==> flow/design.v <==
`timescale 1ns / 1ps
module apb_master(
    input pclk, presetn, pready, pslverr, 
    input [31:0] prdata,wdata,addr,
    input start,write,
    input [3:0] strb,
    input [2:0] prot,
    output reg psel,penable,pwrite,
    output reg [31:0] paddr,pwdata,
    output reg [3:0] pstrb,
    output reg [2:0] pprot,
    output reg done,error,
    output reg [31:0] rdata
    );
    parameter idle=2'b00,
              setup=2'b01,
              access=2'b10;
    reg [1:0] state, next;  
    always @(posedge pclk, negedge presetn) 
    begin
        if(!presetn) state<=idle;
        else state<=next;
    end 
    always @(*) begin
        case(state)
        idle: next = start?setup:idle;
        setup: next = access;
        access: next=pready?idle:access;
        default: next=idle;
    endcase    
    end 
    always @(posedge pclk,negedge presetn)
    begin
        if(!presetn) begin
        psel<=0;
        penable<=0;
        done<=0;
        error<=0;
        paddr <= 0;
        pwrite <= 0;
        pwdata <= 0;
        pstrb <= 0;
        pprot <= 0;
        rdata <= 0;
        end else begin
        case(state)
        idle: begin
            done<=0;
            error<=0;
            psel<=0;
            penable<=0;
        end
        setup: begin
            psel<=1;
            penable<=0;
            paddr<=addr;
            pwrite<=write;
            pwdata<=wdata;
            pstrb<=strb;
            pprot<=prot;
        end
        access: begin
            penable<=1;
            if(pready) begin
                done<=1;
                error<=pslverr;
                if(!write) rdata<=prdata;
            end
        end
    endcase
    end
    end      
endmodule
`timescale 1ns / 1ps
module apb_slave #(
    parameter base_addr = 32'h0000_0000
)(
    input         pclk,
    input         presetn,
    input         psel,
    input         penable,
    input         pwrite,
    input  [31:0] paddr,
    input  [31:0] pwdata,
    input  [3:0]  pstrb,
    input  [2:0]  pprot,
    output reg [31:0] prdata,
    output reg        pready,
    output reg        pslverr
);
    reg [31:0] regfile [0:3];
    wire [1:0] reg_sel    = paddr[3:2];
    wire       addr_valid = (paddr[31:4] == base_addr[31:4]);
    always @(posedge pclk or negedge presetn) begin
        if (!presetn) begin
            pready <= 0;
        end else begin
            pready <= (psel && penable);  
        end
    end
    always @(posedge pclk or negedge presetn) begin
        if (!presetn) begin
            pslverr <= 0;
        end else if (psel && penable) begin
            pslverr <= ~addr_valid;
        end else begin
            pslverr <= 0;
        end
    end
    always @(posedge pclk or negedge presetn) begin
        if (!presetn) begin
            regfile[0] <= 0;
            regfile[1] <= 0;
            regfile[2] <= 0;
            regfile[3] <= 0;
        end else if (psel && penable && pwrite && addr_valid) begin
            if (pstrb[0]) regfile[reg_sel][7:0]   <= pwdata[7:0];
            if (pstrb[1]) regfile[reg_sel][15:8]  <= pwdata[15:8];
            if (pstrb[2]) regfile[reg_sel][23:16] <= pwdata[23:16];
            if (pstrb[3]) regfile[reg_sel][31:24] <= pwdata[31:24];
        end
    end
    always @(posedge pclk or negedge presetn) begin
        if (!presetn) begin
            prdata <= 0;
        end else if (psel && penable && !pwrite && addr_valid) begin
            prdata <= regfile[reg_sel];
        end
    end
endmodule
`timescale 1ns / 1ps
module apb_top(
    input        pclk,
    input        presetn,
    input        start,
    input        write,
    input [31:0] addr,
    input [31:0] wdata,
    input [3:0]  strb,
    input [2:0]  prot,
    output [31:0] rdata,
    output        done,
    output        error
);
    wire        psel;
    wire        penable;
    wire        pwrite;
    wire [31:0] paddr;
    wire [31:0] pwdata;
    wire [3:0]  pstrb;
    wire [2:0]  pprot;
    wire [31:0] prdata_int;
    wire        pready_int;
    wire        pslverr_int;
    wire psel0 = psel && (paddr[31:12] == 20'h00000);   
    wire psel1 = psel && (paddr[31:12] == 20'h0001);   
    wire [31:0] prdata0;
    wire        pready0;
    wire        pslverr0;
    wire [31:0] prdata1;
    wire        pready1;
    wire        pslverr1;
    assign prdata_int = psel0 ? prdata0
                      : psel1 ? prdata1
                      : 32'h0000_0000;
    assign pready_int = psel0 ? pready0
                      : psel1 ? pready1
                      : penable;
    assign pslverr_int= psel0 ? pslverr0
                      : psel1 ? pslverr1
                      : 1'b1;
    apb_master master (
        .pclk    (pclk),
        .presetn (presetn),
        .start   (start),
        .write   (write),
        .addr    (addr),
        .wdata   (wdata),
        .strb    (strb),
        .prot    (prot),
        .psel    (psel),
        .penable (penable),
        .pwrite  (pwrite),
        .paddr   (paddr),
        .pwdata  (pwdata),
        .pstrb   (pstrb),
        .pprot   (pprot),
        .done    (done),
        .error   (error),
        .rdata   (rdata),
        .prdata  (prdata_int),
        .pready  (pready_int),
        .pslverr (pslverr_int)
    );
    apb_slave #(.base_addr(32'h0000_0000)) slave0 (
        .pclk    (pclk),
        .presetn (presetn),
        .psel    (psel0),
        .penable (penable),
        .pwrite  (pwrite),
        .paddr   (paddr),
        .pwdata  (pwdata),
        .pstrb   (pstrb),
        .pprot   (pprot),
        .prdata  (prdata0),
        .pready  (pready0),
        .pslverr (pslverr0)
    );
    apb_slave #(.base_addr(32'h0000_1000)) slave1 (
        .pclk    (pclk),
        .presetn (presetn),
        .psel    (psel1),
        .penable (penable),
        .pwrite  (pwrite),
        .paddr   (paddr),
        .pwdata  (pwdata),
        .pstrb   (pstrb),
        .pprot   (pprot),
        .prdata  (prdata1),
        .pready  (pready1),
        .pslverr (pslverr1)
    );
endmodule
; ---- Reports on apb_top
; Each step is given for the RTL above and for the edited RTL.
; "orig" refers to lines of the RTL above, "edited" to lines of the edited file.
; "delta": "edited" minus "orig" as printed here. "change_rel_pct": 100 x difference / "orig".
; Library cell names are shortened.
; A cell with -- has no value.
[design]
top_module = apb_top
clk_port = pclk
library = sky130hd
corner = tt_025C_1v80

; ---- Edit of the RTL
; The edit as a unified diff against the file above.
; The edit is scripted: it alters the design's behaviour and was not made to optimise anything.
; begin of diff
@@ -161,6 +161,5 @@
     wire        pready1;
     wire        pslverr1;
-    assign prdata_int = psel0 ? prdata0
-                      : psel1 ? prdata1
+    assign prdata_int = psel1 ? prdata1
                       : 32'h0000_0000;
     assign pready_int = psel0 ? pready0
; end of diff

; ---- Elaborated design
; Yosys after proc, flatten, opt, wreduce and memory -nomap, before mapping. Print and check cells are not counted.
[op_classes]
columns = element, orig, edited, delta, change_rel_pct
row1 = eq_ne, 8, 8, 0, 0.00
row2 = muxes, 19, 17, -2, -10.53
row3 = n_logic, 3, 3, 0, 0.00
row4 = reduce_and_logical, 55, 35, -20, -36.36
[op_table]
columns = operator, orig, edited, delta, change_rel_pct
row1 = 3-bit AND reduction, 33, 17, -16, -48.48
row2 = 1-bit logical AND, 12, 8, -4, -33.33
row3 = 32-bit two-way mux, 2, 1, -1, -50.00
row4 = 32-bit parallel mux with 4-bit select, 2, 1, -1, -50.00
; Operator kinds equal on both sides are left out: 17.
[word_totals]
columns = element, orig, edited, delta, change_rel_pct
row1 = ff_bits, 431, 271, -160, -37.12
row2 = inputBits, 75, 75, 0, 0.00
row3 = out_inout_bits, 34, 34, 0, 0.00
row4 = wordCells, 133, 94, -39, -29.32

; ---- Longest topological paths
; Yosys ltp: most cells in a row. Word level: on the elaborated netlist, between registers, memories and ports. Mapped: between sequential cells and ports; inverters and the memories' decode and read muxes count.
[depth]
columns = element, orig, edited, delta, change_rel_pct
row1 = word_depth, 6, 6, 0, 0.00
row2 = ABC_AREA, 0, 0, --, --
row3 = ltp_mapped, 7, 7, 0, 0.00
row4 = depth_no_buf, 4, 4, 0, 0.00

; ---- Synthesis result
; Source: synth_stat.txt of the flow (Yosys; design flattened, memories mapped). It holds for the ABC_AREA given above (unset counts as 0); a run with the other value may have another netlist.
[types]
columns = cell_type, orig, edited, delta, change_rel_pct
row1 = mux2_2, 387, 221, -166, -42.89
row2 = dfrtp_1, 429, 269, -160, -37.30
row3 = o21ai_0, 65, 2, -63, -96.92
row4 = mux4_2, 64, 32, -32, -50.00
row5 = or3_1, 32, 0, -32, -100.00
row6 = a32o_1, 0, 32, 32, --
row7 = mux2i_1, 32, 2, -30, -93.75
row8 = nor3_4, 32, 10, -22, -68.75
row9 = nand4_1, 10, 2, -8, -80.00
row10 = buf_1, 12, 5, -7, -58.33
row11 = nand3_1, 2, 9, 7, 350.00
row12 = buf_2, 7, 1, -6, -85.71
row13 = buf_4, 7, 1, -6, -85.71
row14 = nand4_4, 6, 0, -6, -100.00
row15 = and4_1, 5, 0, -5, -100.00
row16 = mux2_1, 1, 6, 5, 500.00
row17 = nand2_1, 6, 10, 4, 66.67
row18 = and3_1, 1, 5, 4, 400.00
; Cell types equal on both sides are left out: 7.
; Not every row of either side is listed.
[synth_totals]
columns = element, orig, edited, delta, change_rel_pct
row1 = stdcells, 1174, 688, -486, -41.40
row2 = yosys_area_um2, 18823.1, 11193.2, -7629.9, -40.53
row3 = seq_area_um2, 10761.6, 6757.7, -4003.9, -37.21
row4 = flip_flops, 430, 270, -160, -37.21
row5 = n_buf, 59, 40, -19, -32.20
; The figures by module come from a second, unflattened synthesis with its own total; it is not the netlist above.
[unflattened]
columns = element, orig, edited, delta, change_rel_pct
row1 = cells_unflattened, 1146, 1111, -35, -3.05
row2 = hier_area_um2, 19169.6, 18910.6, -259.0, -1.35
; Each row is one instance without its submodules.
[by_module_orig]
columns = mod, n_inst, cells, mod_area_um2, mod_seq_area_um2
row1 = apb_slave #(base_addr=4096), 1, 409, 7146.9, 4053.9
row2 = apb_slave #(base_addr=0), 1, 409, 7138.1, 4053.9
row3 = apb_master, 1, 243, 4260.3, 2778.9
row4 = apb_top, 1, 85, 624.3, 0.0
[by_module_edited]
columns = mod, n_inst, cells, mod_area_um2, mod_seq_area_um2
row1 = apb_slave #(base_addr=4096), 1, 409, 7146.9, 4053.9
row2 = apb_slave #(base_addr=0), 1, 409, 7138.1, 4053.9
row3 = apb_master, 1, 243, 4260.3, 2778.9
row4 = apb_top, 1, 50, 365.4, 0.0

; ---- Path before layout
; Path of least setup slack by OpenSTA after synthesis, without wires, with an ideal clock, recovery checks aside; 20% of the period is set as input and as output delay. Where synthesis merged equal registers, the netlist keeps one of their names.
[synth_timing]
columns = element, orig, edited, delta, change_rel_pct
row1 = path_kind, register to register, register to register, --, --
row2 = start, register master.paddr[2], register master.paddr[29], --, --
row3 = end, register slave0.prdata[10], register slave1.prdata[10], --, --
row4 = clock_period_ns, 4.0, 4.0, 0.0, 0.00
row5 = setup_time_ns, 0.125, 0.125, 0.000, --
row6 = t_first_pin_ns, 0.000, 0.000, 0.000, --
row7 = arrival_ns, 1.957, 2.415, 0.458, 23.40
row8 = required_time_ns, 3.875, 3.875, 0.000, 0.00
row9 = slack_ns, 1.918, 1.460, -0.458, --
row10 = path_delay_ns, 2.082, 2.540, 0.458, 22.00
row11 = driving_pins, 6, 7, 1, 16.67
row12 = path_buffers, 3, 2, -1, -33.33
row13 = synth_period_reached_ns, 2.082, 2.54, 0.458, 22.00
; "path_delay_ns" is the arrival time less input delay plus setup time.
; "driving_pins" counts driving pins, that of a launching flip-flop among them; a cell with two outputs on the path counts twice.
; "synth_period_reached_ns" is the clock period less the worst setup slack; recovery checks do not enter. This is arithmetic on one report: input and output delays are still those of the set period (20% each).
; The rows between start and end are the longest chain of elaborated cells between them; the timing report does not say that the signal goes this way. Where chains are equally long, one stands for them.
; A line is the first line of the expression or statement that the cell stems from. Yosys adds cells for indexed reads and writes and turns some case tables into memories.
[synth_via_orig]
cell_sequence = dfrtp_1 buf_2 buf_4 buf_1 mux4_2 mux2_2
elab_chain_len = 2
cone_cells = 5
classes_between = 3 x eq/ne; 1 x mux; 1 x reduce/logical
[synth_lines_orig]
columns = element, line_no
row1 = start: declaration, 9  ; output reg [31:0] paddr,pwdata,
row2 = start: assignment, 39  ; paddr <= 0;
row3 = start: assignment, 56  ; paddr<=addr;
row4 = 2-bit == test, 127  ; prdata <= regfile[reg_sel];
row5 = 32-bit parallel mux with 4-bit select, 127
row6 = end: assignment, 125  ; prdata <= 0;
row7 = end: assignment, 127
row8 = end: declaration, 87  ; output reg [31:0] prdata,
[synth_via_edited]
cell_sequence = dfrtp_1 or4_1 or4_1 buf_4 nor4b_4 buf_6 mux2_2
elab_chain_len = 5
cone_cells = 6
classes_between = 2 x eq/ne; 4 x reduce/logical
[synth_lines_edited]
columns = element, line_no
row1 = start: declaration, 9  ; output reg [31:0] paddr,pwdata,
row2 = start: assignment, 39  ; paddr <= 0;
row3 = start: assignment, 56  ; paddr<=addr;
row4 = 20-bit by 1-bit == test with 1-bit output, 156  ; wire psel1 = psel && (paddr[31:12] == 20'h0001);
row5 = 1-bit logical AND, 156
row6 = 1-bit logical AND x3, 126  ; end else if (psel && penable && !pwrite && addr_valid) begin
row7 = end: assignment, 125  ; prdata <= 0;
row8 = end: assignment, 127  ; prdata <= regfile[reg_sel];
row9 = end: declaration, 87  ; output reg [31:0] prdata,

; ---- Timing after layout
; From the final timing report of the runs of pair A: the path of least setup slack in the routed layout; clock arrival at registers is part of the times.
[layout_timing]
columns = element, orig, edited, delta, change_rel_pct
row1 = path_kind, register to register, register to register, --, --
row2 = start, register master.paddr[5], register master.paddr[29], --, --
row3 = end, register slave1.prdata[11], register slave1.regfile[0][18], --, --
row4 = clock_period_ns, 3.0, 3.0, 0.0, 0.00
row5 = setup_time_ns, 0.11, 0.12, 0.01, --
row6 = t_first_pin_ns, 0.57, 0.53, -0.04, -7.02
row7 = arrival_ns, 2.89, 3.15, 0.26, 9.00
row8 = required_time_ns, 3.44, 3.42, -0.02, -0.58
row9 = slack_ns, 0.55, 0.27, -0.28, --
row10 = driving_pins, 7, 6, -1, -14.29
row11 = path_buffers, 2, 1, -1, -50.00
; The rows between start and end are the longest chain of elaborated cells between them; the timing report does not say that the signal goes this way. Where chains are equally long, one stands for them.
[layout_via_orig]
cell_sequence = dfrtp_1 nor4_4 buf_4 nand4bb_1 nor3_4 buf_4 mux2_2
elab_chain_len = 2
cone_cells = 2
lines_between = 2
classes_between = 1 x eq/ne; 1 x reduce/logical
[layout_lines_orig]
columns = element, line_no
row1 = start: declaration, 9  ; output reg [31:0] paddr,pwdata,
row2 = start: assignment, 39  ; paddr <= 0;
row3 = start: assignment, 56  ; paddr<=addr;
row4 = 28-bit by 9-bit == test with 1-bit output, 93  ; wire       addr_valid = (paddr[31:4] == base_addr[31:4]);
row5 = 1-bit logical AND, 126  ; end else if (psel && penable && !pwrite && addr_valid) begin
row6 = end: assignment, 125  ; prdata <= 0;
row7 = end: assignment, 127  ; prdata <= regfile[reg_sel];
row8 = end: declaration, 87  ; output reg [31:0] prdata,
[layout_via_edited]
cell_sequence = dfrtp_1 or4_1 or4_1 buf_12 nor3_4 mux2_2
elab_chain_len = 6
cone_cells = 7
classes_between = 2 x eq/ne; 5 x reduce/logical
[layout_lines_edited]
columns = element, line_no
row1 = start: declaration, 9  ; output reg [31:0] paddr,pwdata,
row2 = start: assignment, 39  ; paddr <= 0;
row3 = start: assignment, 56  ; paddr<=addr;
row4 = 20-bit by 1-bit == test with 1-bit output, 156  ; wire psel1 = psel && (paddr[31:12] == 20'h0001);
row5 = 1-bit logical AND, 156
row6 = 1-bit logical AND x3, 116  ; end else if (psel && penable && pwrite && addr_valid) begin
row7 = 3-bit AND reduction, --
row8 = end: assignment, 112  ; regfile[0] <= 0;
row9 = end: assignment, 119  ; if (pstrb[2]) regfile[reg_sel][23:16] <= pwdata[23:16];
row10 = end: declaration, 91  ; reg [31:0] regfile [0:3];

; ---- Flow runs
; Both versions went through the flow (Yosys, OpenROAD) with the same settings in each pair. Constraints: input delay and output delay 20% of the set period each, output load 0.01 pF.
[flow_settings_pair_A]
CORE_UTILIZATION = 40
period_ns = 3.0
CAP_MARGIN = 20
CORE_MARGIN = 2
SLEW_MARGIN = 20
[results_pair_A]
columns = element, orig, edited, delta, change_rel_pct
row1 = yosys.chip_area_um2, 18823.1, 11193.2, -7629.9, -40.53
row2 = total_die_area_um2, 48807.9, 29336.8, -19471.1, -39.89
row3 = post_route_stdcell_area_um2, 22515.3, 13855.8, -8659.5, -38.46
row4 = setup_worst_slack_ns, 0.549, 0.266, -0.283, --
row5 = totalPower_mw, 15.053, 9.739, -5.314, -35.30
row6 = period_reached_ns, 2.451, 2.734, 0.283, 11.55
[flow_settings_pair_B]
ABC_AREA = 0
CAP_MARGIN = 30
CORE_ASPECT_RATIO = 1.03
CORE_MARGIN = 6
CORE_UTILIZATION = 16
CTS_CLUSTER_DIAMETER = 356
GPL_ROUTABILITY_DRIVEN = 1
PLACE_DENSITY_LB_ADDON = 0.14
SETUP_SLACK_MARGIN = -0.49
SLEW_MARGIN = 30
period_ns = 5.26
[results_pair_B]
columns = element, orig, edited, delta, change_rel_pct
row1 = yosys.chip_area_um2, 18823.1, 11193.2, -7629.9, -40.53
row2 = total_die_area_um2, 126021.0, 76449.4, -49571.6, -39.34
row3 = post_route_stdcell_area_um2, 23591.4, 14395.1, -9196.3, -38.98
row4 = setup_worst_slack_ns, 2.016, 2.170, 0.154, --
row5 = totalPower_mw, 9.336, 5.830, -3.506, -37.55
row6 = period_reached_ns, 3.244, 3.090, -0.154, -4.75
; "period_reached_ns": clock period set for the run, less the worst setup slack. It is reckoned from that one timing run; input and output delays stay at 20% of the period that was set.
; By "totalPower_mw" is meant OpenSTA's value without simulated activity: inputs other than the clock are taken to toggle once in ten clock periods, and the tool carries that through the logic.
